==> flow/design.v <==
module ALU(
    input [31:0] A, B,
    input [2:0] ALUControl,
    output Carry, OverFlow, Zero, Negative,
    output [31:0] Result
);
    wire [31:0] B_inv;
    wire [32:0] Sum_result;
    wire is_sub;
    assign is_sub = (ALUControl == 3'b001);
    assign B_inv = is_sub ? ~B : B;
    assign Sum_result = A + B_inv + is_sub;
    reg [31:0] Result_reg;
    reg Cout_reg, OverFlow_reg;
    always @(*) begin
        Result_reg = 32'h0;
        Cout_reg = 1'b0;
        OverFlow_reg = 1'b0;
        case (ALUControl)
            3'b000: begin  
                Result_reg = Sum_result[31:0];
                Cout_reg = Sum_result[32];
                OverFlow_reg = (A[31] == B[31]) && (Result_reg[31] != A[31]);
            end
            3'b001: begin  
                Result_reg = Sum_result[31:0];
                Cout_reg = Sum_result[32];
                OverFlow_reg = (A[31] != B[31]) && (Result_reg[31] != A[31]);
            end
            3'b010: Result_reg = A & B;    
            3'b011: Result_reg = A | B;    
            3'b100: Result_reg = A ^ B;    
            3'b101: Result_reg = ($signed(A) < $signed(B)) ? 32'b1 : 32'b0;  
            3'b110: Result_reg = A << B[4:0];  
            3'b111: Result_reg = A >> B[4:0];  
            default: Result_reg = 32'h0;
        endcase
    end
    assign Result   = Result_reg;
    assign Zero     = (Result_reg == 32'b0);
    assign Negative = Result_reg[31];
    assign Carry    = Cout_reg;
    assign OverFlow = OverFlow_reg;
endmodule
`timescale 1ns / 1ps
module ALU_ft (
    input              clk,
    input              rst,
    input      [31:0]  A,
    input      [31:0]  B,
    input      [2:0]   ALUControl,
    output reg [31:0]  Result,
    output reg         Zero,
    output reg         Carry,
    output reg         OverFlow,
    output reg         Negative,
    output reg         fault_detected_out
);
    wire [31:0] alu_res;
    wire alu_z, alu_c, alu_v, alu_n;
    ALU u_alu (
        .A(A),
        .B(B),
        .ALUControl(ALUControl),
        .Result(alu_res),
        .Zero(alu_z),
        .Carry(alu_c),
        .OverFlow(alu_v),
        .Negative(alu_n)
    );
    reg [31:0] res_t1;
    reg [31:0] res_t2;
    localparam STAGE1 = 2'b00;
    localparam STAGE2 = 2'b01;
    localparam STAGE3 = 2'b10;
    reg [1:0] state;
    always @(posedge clk or negedge rst) begin
        if (!rst) begin
            state              <= STAGE1;
            fault_detected_out <= 1'b0;
            res_t1             <= 32'b0;
            res_t2             <= 32'b0;
            Result             <= 32'b0;
            Zero               <= 1'b0;
            Carry              <= 1'b0;
            OverFlow           <= 1'b0;
            Negative           <= 1'b0;
        end
        else begin
            case (state)
                STAGE1: begin
                    res_t1 <= alu_res;           
                    fault_detected_out <= 1'b0;
                    state <= STAGE2;
                end
                STAGE2: begin
                    res_t2 <= alu_res;           
                    if (res_t2 == res_t1) begin
                        Result   <= alu_res;
                        Zero     <= alu_z;
                        Carry    <= alu_c;
                        OverFlow <= alu_v;
                        Negative <= alu_n;
                        state    <= STAGE1;
                    end
                    else begin
                        fault_detected_out <= 1'b1;
                        state <= STAGE3;
                    end
                end
                STAGE3: begin
                    Result   <= alu_res;
                    Zero     <= alu_z;
                    Carry    <= alu_c;
                    OverFlow <= alu_v;
                    Negative <= alu_n;
                    state <= STAGE1;
                end
            endcase
        end
    end
endmodule
Lab notebook: ALU_ft

Step by step through the tools: ALU_ft

Each step is given for the RTL above and for the edited RTL.
Lines under "unedited" count in the file above, lines under "edited" in the edited file.
"difference": "edited" minus "unedited" as printed here. "rel. change": 100 x difference / "unedited".
Operators carry their Yosys type and port widths (W data, S select, Z words).
Cell names lack the library's common part.
The mark -- stands for no value.

Top module: ALU_ft
Clock port: clk
Library: sky130hd
Library corner: tt_025C_1v80

Diff

Unified diff, file above to edited file.
A script made this edit. It changes what the design does and was not meant as an optimisation.

```diff
@@ -59,14 +59,22 @@
     wire [31:0] alu_res;
     wire alu_z, alu_c, alu_v, alu_n;
+    wire [31:0] alu_res_0, alu_res_1;
+    wire alu_v_0, alu_v_1;
+    wire alu_c_0, alu_c_1;
     ALU u_alu (
         .A(A),
         .B(B),
         .ALUControl(ALUControl),
-        .Result(alu_res),
+        .Result(alu_res_0),
         .Zero(alu_z),
-        .Carry(alu_c),
-        .OverFlow(alu_v),
+        .Carry(alu_c_0),
+        .OverFlow(alu_v_0),
         .Negative(alu_n)
     );
+    ALU u_alu_2 (.A(A), .B(B), .ALUControl(~ALUControl), .Result(alu_res_1), .Carry(alu_c_1),
+        .OverFlow(alu_v_1));
+    assign alu_res = alu_res_0 ^ alu_res_1;
+    assign alu_v = alu_v_0 ^ alu_v_1;
+    assign alu_c = alu_c_0 ^ alu_c_1;
     reg [31:0] res_t1;
     reg [31:0] res_t2;
```

After elaboration

Counts by Yosys on the flattened word-level netlist (proc, flatten, opt, wreduce; memories kept). Register bits leave out memories and registers merged into their read ports (data or address). Print and check cells are left out. Cells with the same type and inputs are merged into one.

Operators by class:

| what                             | unedited | edited | difference | rel. change (%) |
| add/sub/neg operators            | 2        | 4      | +2         | +100.00 |
| $lt $le $gt $ge                  | 1        | 1      | 0          | 0.00 |
| equality and inequality tests    | 15       | 23     | +8         | +53.33 |
| shift operators                  | 2        | 2      | 0          | 0.00 |
| mux-type cells                   | 19       | 23     | +4         | +21.05 |
| bitwise gates (word level)       | 4        | 8      | +4         | +100.00 |
| reductions and logical operators | 12       | 17     | +5         | +41.67 |

Operators by type and width:

| kind                 | unedited | edited | difference | rel. change (%) |
| $eq A3 B3 Y1 const B | 4        | 8      | +4         | +100.00 |
| $eq A3 B2 Y1 const B | 2        | 4      | +2         | +100.00 |
| $logic_and A1 B1 Y1  | 2        | 4      | +2         | +100.00 |
| $xor A1 B1 Y1        | 0        | 2      | +2         | -- |
| $pmux W1 S2          | 6        | 7      | +1         | +16.67 |
| $mux W32             | 2        | 3      | +1         | +50.00 |
| $ne A1 B1 Y1         | 2        | 3      | +1         | +50.00 |
| $add A32 B32 Y33     | 1        | 2      | +1         | +100.00 |
| $add A33 B1 Y33      | 1        | 2      | +1         | +100.00 |
| $eq A3 B1 Y1 const B | 1        | 2      | +1         | +100.00 |
| $logic_not A3 Y1     | 1        | 2      | +1         | +100.00 |
| $pmux W1 S3          | 1        | 2      | +1         | +100.00 |
| $pmux W32 S7         | 1        | 2      | +1         | +100.00 |
| $reduce_or A2 Y1     | 1        | 2      | +1         | +100.00 |
| $reduce_or A6 Y1     | 1        | 2      | +1         | +100.00 |
| $xor A32 B32 Y32     | 1        | 2      | +1         | +100.00 |
| $not A3 Y3           | 0        | 1      | +1         | -- |
| $mux W1              | 6        | 6      | 0          | 0.00 |
| $ne A2 B2 Y1 const B | 2        | 2      | 0          | 0.00 |
| $reduce_and A2 Y1    | 2        | 2      | 0          | 0.00 |
| $reduce_bool A2 Y1   | 2        | 2      | 0          | 0.00 |
| $and A32 B32 Y32     | 1        | 1      | 0          | 0.00 |
| $eq A1 B1 Y1         | 1        | 1      | 0          | 0.00 |
| $eq A2 B1 Y1 const B | 1        | 1      | 0          | 0.00 |
| $eq A2 B2 Y1 const B | 1        | 1      | 0          | 0.00 |
| $eq A32 B32 Y1       | 1        | 1      | 0          | 0.00 |
| $logic_not A2 Y1     | 1        | 1      | 0          | 0.00 |
| $logic_not A32 Y1    | 1        | 1      | 0          | 0.00 |

The list need not be complete.

Bit counts:

| what             | unedited | edited | difference | rel. change (%) |
| register bits    | 103      | 103    | 0          | 0.00 |
| input bits       | 69       | 69     | 0          | 0.00 |
| elaborated cells | 64       | 87     | +23        | +35.94 |

Depth

Depth = most cells in a row (Yosys ltp): at word level without a register or memory, in the mapped netlist without a sequential cell, where the memories' decode and read muxes count.

Depth:

| what                         | unedited | edited | difference | rel. change (%) |
| depth after elaboration      | 9        | 11     | +2         | +22.22 |
| ABC_AREA                     | 0        | 0      | --         | -- |
| depth in mapped cells        | 21       | 22     | +1         | +4.76 |
| mapped depth without buffers | 16       | 15     | -1         | -6.25 |

Synthesis result

Yosys stat after the flow's synthesis: flattened, memories mapped to cells. It holds for the ABC_AREA given above (unset counts as 0); a run with the other value may have another netlist.

Mapped netlist:

| what                               | unedited | edited  | difference | rel. change (%) |
| cell count                         | 1545     | 2155    | +610       | +39.48 |
| cell area after synthesis (um^2)   | 13202.7  | 17123.9 | +3921.2    | +29.70 |
| sequential part of the area (um^2) | 2578.7   | 2603.7  | +25.0      | +0.97 |
| flip-flops                         | 103      | 104     | +1         | +0.97 |
| buffers                            | 111      | 152     | +41        | +36.94 |

Cell types:

| cell     | unedited | edited | difference | rel. change (%) |
| a21oi_1  | 128      | 209    | +81        | +63.28 |
| o21ai_0  | 62       | 140    | +78        | +125.81 |
| nor2_1   | 139      | 210    | +71        | +51.08 |
| nand2_1  | 116      | 185    | +69        | +59.48 |
| xnor2_1  | 40       | 101    | +61        | +152.50 |
| ha_1     | 128      | 159    | +31        | +24.22 |
| clkbuf_1 | 70       | 98     | +28        | +40.00 |
| o221ai_1 | 4        | 28     | +24        | +600.00 |
| nand3_1  | 17       | 35     | +18        | +105.88 |
| a22oi_1  | 31       | 14     | -17        | -54.84 |
| xor2_1   | 45       | 57     | +12        | +26.67 |
| nand2b_1 | 13       | 25     | +12        | +92.31 |
| buf_1    | 7        | 19     | +12        | +171.43 |
| o21bai_1 | 4        | 16     | +12        | +300.00 |
| inv_1    | 90       | 100    | +10        | +11.11 |
| a21o_1   | 12       | 20     | +8         | +66.67 |
| a221oi_1 | 11       | 19     | +8         | +72.73 |
| mux4_1   | 0        | 8      | +8         | -- |

The list need not be complete.
By module: a second synthesis without flattening, with its own total; a netlist apart from the flattened one above.

Second synthesis, totals:

| what                                    | unedited | edited  | difference | rel. change (%) |
| cell total of the unflattened synthesis | 1566     | 3001    | +1435      | +91.63 |
| area (unflattened synthesis) (um^2)     | 13938.4  | 24034.3 | +10095.9   | +72.43 |

Each row is one instance without its submodules.

Modules, unedited:

| module | times used | cells | area (um^2) | seq. area (um^2) |
| ALU    | 1          | 1300  | 9609.2      | 0.0 |
| ALU_ft | 1          | 266   | 4329.2      | 2603.7 |

Modules, edited:

| module | times used | cells | area (um^2) | seq. area (um^2) |
| ALU    | 2          | 1297  | 9770.6      | 0.0 |
| ALU_ft | 1          | 407   | 4493.1      | 2603.7 |

Worst setup path after synthesis

OpenSTA on the mapped netlist: ideal clock, no wires. The path of least setup slack (recovery checks aside). Input and output delay are each 20% of the period. Register names are those of the netlist, which keeps one name where synthesis merged equal registers.

Timing after synthesis:

| what                          | unedited                | edited                  | difference | rel. change (%) |
| path type                     | input port to flip-flop | input port to flip-flop | --         | -- |
| from                          | in ALUControl[2]        | in ALUControl[0]        | --         | -- |
| to                            | reg Zero                | reg Zero                | --         | -- |
| clock period (ns)             | 6.0                     | 6.0                     | 0.0        | 0.00 |
| external input delay (ns)     | 1.200                   | 1.200                   | 0.000      | 0.00 |
| setup time (ns)               | 0.066                   | 0.080                   | +0.014     | -- |
| time at the first pin (ns)    | 1.200                   | 1.200                   | 0.000      | 0.00 |
| arrival time (ns)             | 6.321                   | 6.121                   | -0.200     | -3.16 |
| data required time (ns)       | 5.934                   | 5.920                   | -0.014     | -0.24 |
| setup slack (ns)              | -0.388                  | -0.201                  | +0.187     | -- |
| delay of the path (ns)        | 5.187                   | 5.001                   | -0.186     | -3.59 |
| driving pins on the path      | 20                      | 21                      | +1         | +5.00 |
| buffers on the path           | 5                       | 7                       | +2         | +40.00 |
| synthesis period reached (ns) | 6.388                   | 6.201                   | -0.187     | -2.93 |

"delay of the path" = arrival - input delay + setup time.
"driving pins on the path": output pins that drive a net of the path, with the launching flip-flop's if there is one; two outputs of one cell count as two.
"synthesis period reached" = period - worst setup slack (recovery checks aside). The figure is calculated, with input and output delays left at 20% of the set period.
The rows between start and end are the longest chain of elaborated cells between them; the timing report does not say that the signal goes this way. Where chains are equally long, one stands for them.
A line is the first line of the expression or statement that the cell stems from. Yosys adds cells for indexed reads and writes and turns some case tables into memories.
A register here has more assigning lines than the two given.

On the way, after synthesis, unedited:
Cells stage by stage: buf_2 > or2_1 > clkbuf_1 > clkbuf_1 > clkbuf_1 > nor2_1 > clkbuf_1 > xnor2_1 > ha_1 > a21o_1 > a2111oi_4 > a211oi_2 > a221o_1 > a41o_1 > xor2_1 > o21a_1 > or4_1 > or4_1 > nor4b_2 > a41o_1
Length of the longest elaborated chain: 8
Elaborated cells on any way between the ends: 16
Classes of those cells: 2 x add/sub; 7 x eq/ne; 4 x mux; 3 x reduce/logical

Ends and longest elaborated chain, after synthesis, unedited:

| what              | RTL line | RTL |
| from (decl)       | 51       | `input      [2:0]   ALUControl,` |
| $eq A3 B1 Y1      | 10       | `assign is_sub = (ALUControl == 3'b001);` |
| $mux W32          | 11       | `assign B_inv = is_sub ? ~B : B;` |
| $add A32 B32 Y33  | 12       | `assign Sum_result = A + B_inv + is_sub;` |
| $add A33 B1 Y33   | 12       |  |
| $pmux W32 S7      | 19       | `case (ALUControl)` |
| $logic_not A32 Y1 | 40       | `assign Zero     = (Result_reg == 32'b0);` |
| $mux W1           | 98       | `if (res_t2 == res_t1) begin` |
| $pmux W1 S2       | 90       | `case (state)` |
| to (assign)       | 100      | `Zero     <= alu_z;` |
| to (assign)       | 113      | `Zero     <= alu_z;` |
| to (decl)         | 53       | `output reg         Zero,` |

On the way, after synthesis, edited:
Cells stage by stage: buf_2 > buf_2 > clkbuf_1 > clkbuf_1 > buf_1 > buf_2 > nand2_1 > clkbuf_1 > nand2_1 > nand2_1 > ha_1 > a211oi_1 > o21ai_0 > nand3_1 > a21oi_1 > or3_1 > a31o_2 > or4_1 > or4_1 > or4_1 > o22ai_2
Length of the longest elaborated chain: 8
Elaborated cells on any way between the ends: 16
Classes of those cells: 2 x add/sub; 7 x eq/ne; 4 x mux; 3 x reduce/logical

Ends and longest elaborated chain, after synthesis, edited:

| what              | RTL line | RTL |
| from (decl)       | 51       | `input      [2:0]   ALUControl,` |
| $eq A3 B1 Y1      | 10       | `assign is_sub = (ALUControl == 3'b001);` |
| $mux W32          | 11       | `assign B_inv = is_sub ? ~B : B;` |
| $add A32 B32 Y33  | 12       | `assign Sum_result = A + B_inv + is_sub;` |
| $add A33 B1 Y33   | 12       |  |
| $pmux W32 S7      | 19       | `case (ALUControl)` |
| $logic_not A32 Y1 | 40       | `assign Zero     = (Result_reg == 32'b0);` |
| $mux W1           | 106      | `if (res_t2 == res_t1) begin` |
| $pmux W1 S2       | 98       | `case (state)` |
| to (assign)       | 108      | `Zero     <= alu_z;` |
| to (assign)       | 121      | `Zero     <= alu_z;` |
| to (decl)         | 53       | `output reg         Zero,` |

Path in the finished layout

Path of least setup slack in the final report of the runs of pair 1 (OpenROAD, finished layout, wires in). Where an end is a register, its clock arrival counts in the times.

Timing post-layout:

| what                       | unedited                | edited                  | difference | rel. change (%) |
| path type                  | input port to flip-flop | input port to flip-flop | --         | -- |
| from                       | in ALUControl[1]        | in ALUControl[1]        | --         | -- |
| to                         | reg Zero                | reg Zero                | --         | -- |
| clock period (ns)          | 5.66                    | 5.66                    | 0.00       | 0.00 |
| external input delay (ns)  | 1.13                    | 1.13                    | 0.00       | 0.00 |
| setup time (ns)            | 0.06                    | 0.08                    | +0.02      | -- |
| time at the first pin (ns) | 1.13                    | 1.13                    | 0.00       | 0.00 |
| arrival time (ns)          | 5.68                    | 5.75                    | +0.07      | +1.23 |
| data required time (ns)    | 5.93                    | 5.93                    | 0.00       | 0.00 |
| setup slack (ns)           | 0.25                    | 0.18                    | -0.07      | -- |
| driving pins on the path   | 19                      | 17                      | -2         | -10.53 |
| buffers on the path        | 3                       | 3                       | 0          | 0.00 |

The rows between start and end are the longest chain of elaborated cells between them; the timing report does not say that the signal goes this way. Where chains are equally long, one stands for them.
A register here has more assigning lines than the two given.

On the way, post-layout, unedited:
Cells stage by stage: clkdlybuf4s50_1 > or2_4 > nor2_4 > buf_12 > buf_4 > xnor2_1 > inv_1 > fa_1 > nor2b_1 > o31a_1 > o21ai_0 > o21a_1 > xor2_1 > a21boi_0 > or4b_1 > nor4_1 > nand4_2 > nor4b_2 > a41o_1
Length of the longest elaborated chain: 8
Elaborated cells on any way between the ends: 16
Classes of those cells: 2 x add/sub; 7 x eq/ne; 4 x mux; 3 x reduce/logical

Ends and longest elaborated chain, post-layout, unedited:

| what              | RTL line | RTL |
| from (decl)       | 51       | `input      [2:0]   ALUControl,` |
| $eq A3 B1 Y1      | 10       | `assign is_sub = (ALUControl == 3'b001);` |
| $mux W32          | 11       | `assign B_inv = is_sub ? ~B : B;` |
| $add A32 B32 Y33  | 12       | `assign Sum_result = A + B_inv + is_sub;` |
| $add A33 B1 Y33   | 12       |  |
| $pmux W32 S7      | 19       | `case (ALUControl)` |
| $logic_not A32 Y1 | 40       | `assign Zero     = (Result_reg == 32'b0);` |
| $mux W1           | 98       | `if (res_t2 == res_t1) begin` |
| $pmux W1 S2       | 90       | `case (state)` |
| to (assign)       | 100      | `Zero     <= alu_z;` |
| to (assign)       | 113      | `Zero     <= alu_z;` |
| to (decl)         | 53       | `output reg         Zero,` |

On the way, post-layout, edited:
Cells stage by stage: clkdlybuf4s50_1 > or2_2 > nor2_4 > buf_4 > xnor2_1 > ha_1 > o21ai_0 > a32o_1 > o21ba_2 > nor4b_1 > buf_4 > o31ai_1 > or3_1 > a211o_1 > nor3_1 > or4bb_1 > o22ai_2
Length of the longest elaborated chain: 8
Elaborated cells on any way between the ends: 16
Classes of those cells: 2 x add/sub; 7 x eq/ne; 4 x mux; 3 x reduce/logical

Ends and longest elaborated chain, post-layout, edited:

| what              | RTL line | RTL |
| from (decl)       | 51       | `input      [2:0]   ALUControl,` |
| $eq A3 B1 Y1      | 10       | `assign is_sub = (ALUControl == 3'b001);` |
| $mux W32          | 11       | `assign B_inv = is_sub ? ~B : B;` |
| $add A32 B32 Y33  | 12       | `assign Sum_result = A + B_inv + is_sub;` |
| $add A33 B1 Y33   | 12       |  |
| $pmux W32 S7      | 19       | `case (ALUControl)` |
| $logic_not A32 Y1 | 40       | `assign Zero     = (Result_reg == 32'b0);` |
| $mux W1           | 106      | `if (res_t2 == res_t1) begin` |
| $pmux W1 S2       | 98       | `case (state)` |
| to (assign)       | 108      | `Zero     <= alu_z;` |
| to (assign)       | 121      | `Zero     <= alu_z;` |
| to (decl)         | 53       | `output reg         Zero,` |

Measured runs

Both versions went through the flow (Yosys, OpenROAD) with the same settings in each pair. Constraints: input delay and output delay 20% of the set period each, output load 0.01 pF.

Settings, pair 1:
CAP_MARGIN: 30
SLEW_MARGIN: 30
period_ns: 5.66
CORE_MARGIN: 2
CORE_UTILIZATION: 40

Final reports, pair 1:

| what                                                     | unedited | edited  | difference | rel. change (%) |
| area of the synthesized netlist (um^2)                   | 13202.7  | 17123.9 | +3921.2    | +29.70 |
| die size (um^2)                                          | 34475.2  | 44480.9 | +10005.7   | +29.02 |
| area of the standard cells in the finished layout (um^2) | 15698.8  | 20863.8 | +5165.0    | +32.90 |
| utilization after layout                                 | 0.483    | 0.495   | +0.012     | -- |
| worst setup slack after layout (ns)                      | 0.254    | 0.180   | -0.074     | -- |
| setup TNS (ns)                                           | 0.000    | 0.000   | 0.000      | -- |
| final worst hold slack (ns)                              | 0.487    | 0.480   | -0.007     | -- |
| power (mW)                                               | 2.650    | 3.561   | +0.911     | +34.38 |
| achieved period (ns)                                     | 5.406    | 5.480   | +0.074     | +1.37 |

Settings, pair 2:
CAP_MARGIN: 30
CELL_PAD_IN_SITES_GLOBAL_PLACEMENT: 2
CORE_UTILIZATION: 24
MAX_ROUTING_LAYER: met4
PLACE_DENSITY_LB_ADDON: 0.15
SLEW_MARGIN: 30
period_ns: 3.15
CORE_MARGIN: 2

Final reports, pair 2:

| what                                                     | unedited | edited  | difference | rel. change (%) |
| area of the synthesized netlist (um^2)                   | 13202.7  | 17123.9 | +3921.2    | +29.70 |
| die size (um^2)                                          | 56903.7  | 73503.3 | +16599.6   | +29.17 |
| area of the standard cells in the finished layout (um^2) | 20990.1  | 29615.9 | +8625.8    | +41.09 |
| utilization after layout                                 | 0.388    | 0.421   | +0.033     | -- |
| worst setup slack after layout (ns)                      | -1.346   | -1.294  | +0.052     | -- |
| setup TNS (ns)                                           | -38.432  | -50.235 | -11.803    | -- |
| power (mW)                                               | 6.095    | 8.487   | +2.392     | +39.25 |
| achieved period (ns)                                     | 4.496    | 4.444   | -0.052     | -1.16 |

"achieved period": clock period set for the run, less the worst setup slack. It is reckoned from that one timing run; input and output delays stay at 20% of the period that was set.
By "power" is meant OpenSTA's value without simulated activity: inputs other than the clock are taken to toggle once in ten clock periods, and the tool carries that through the logic.
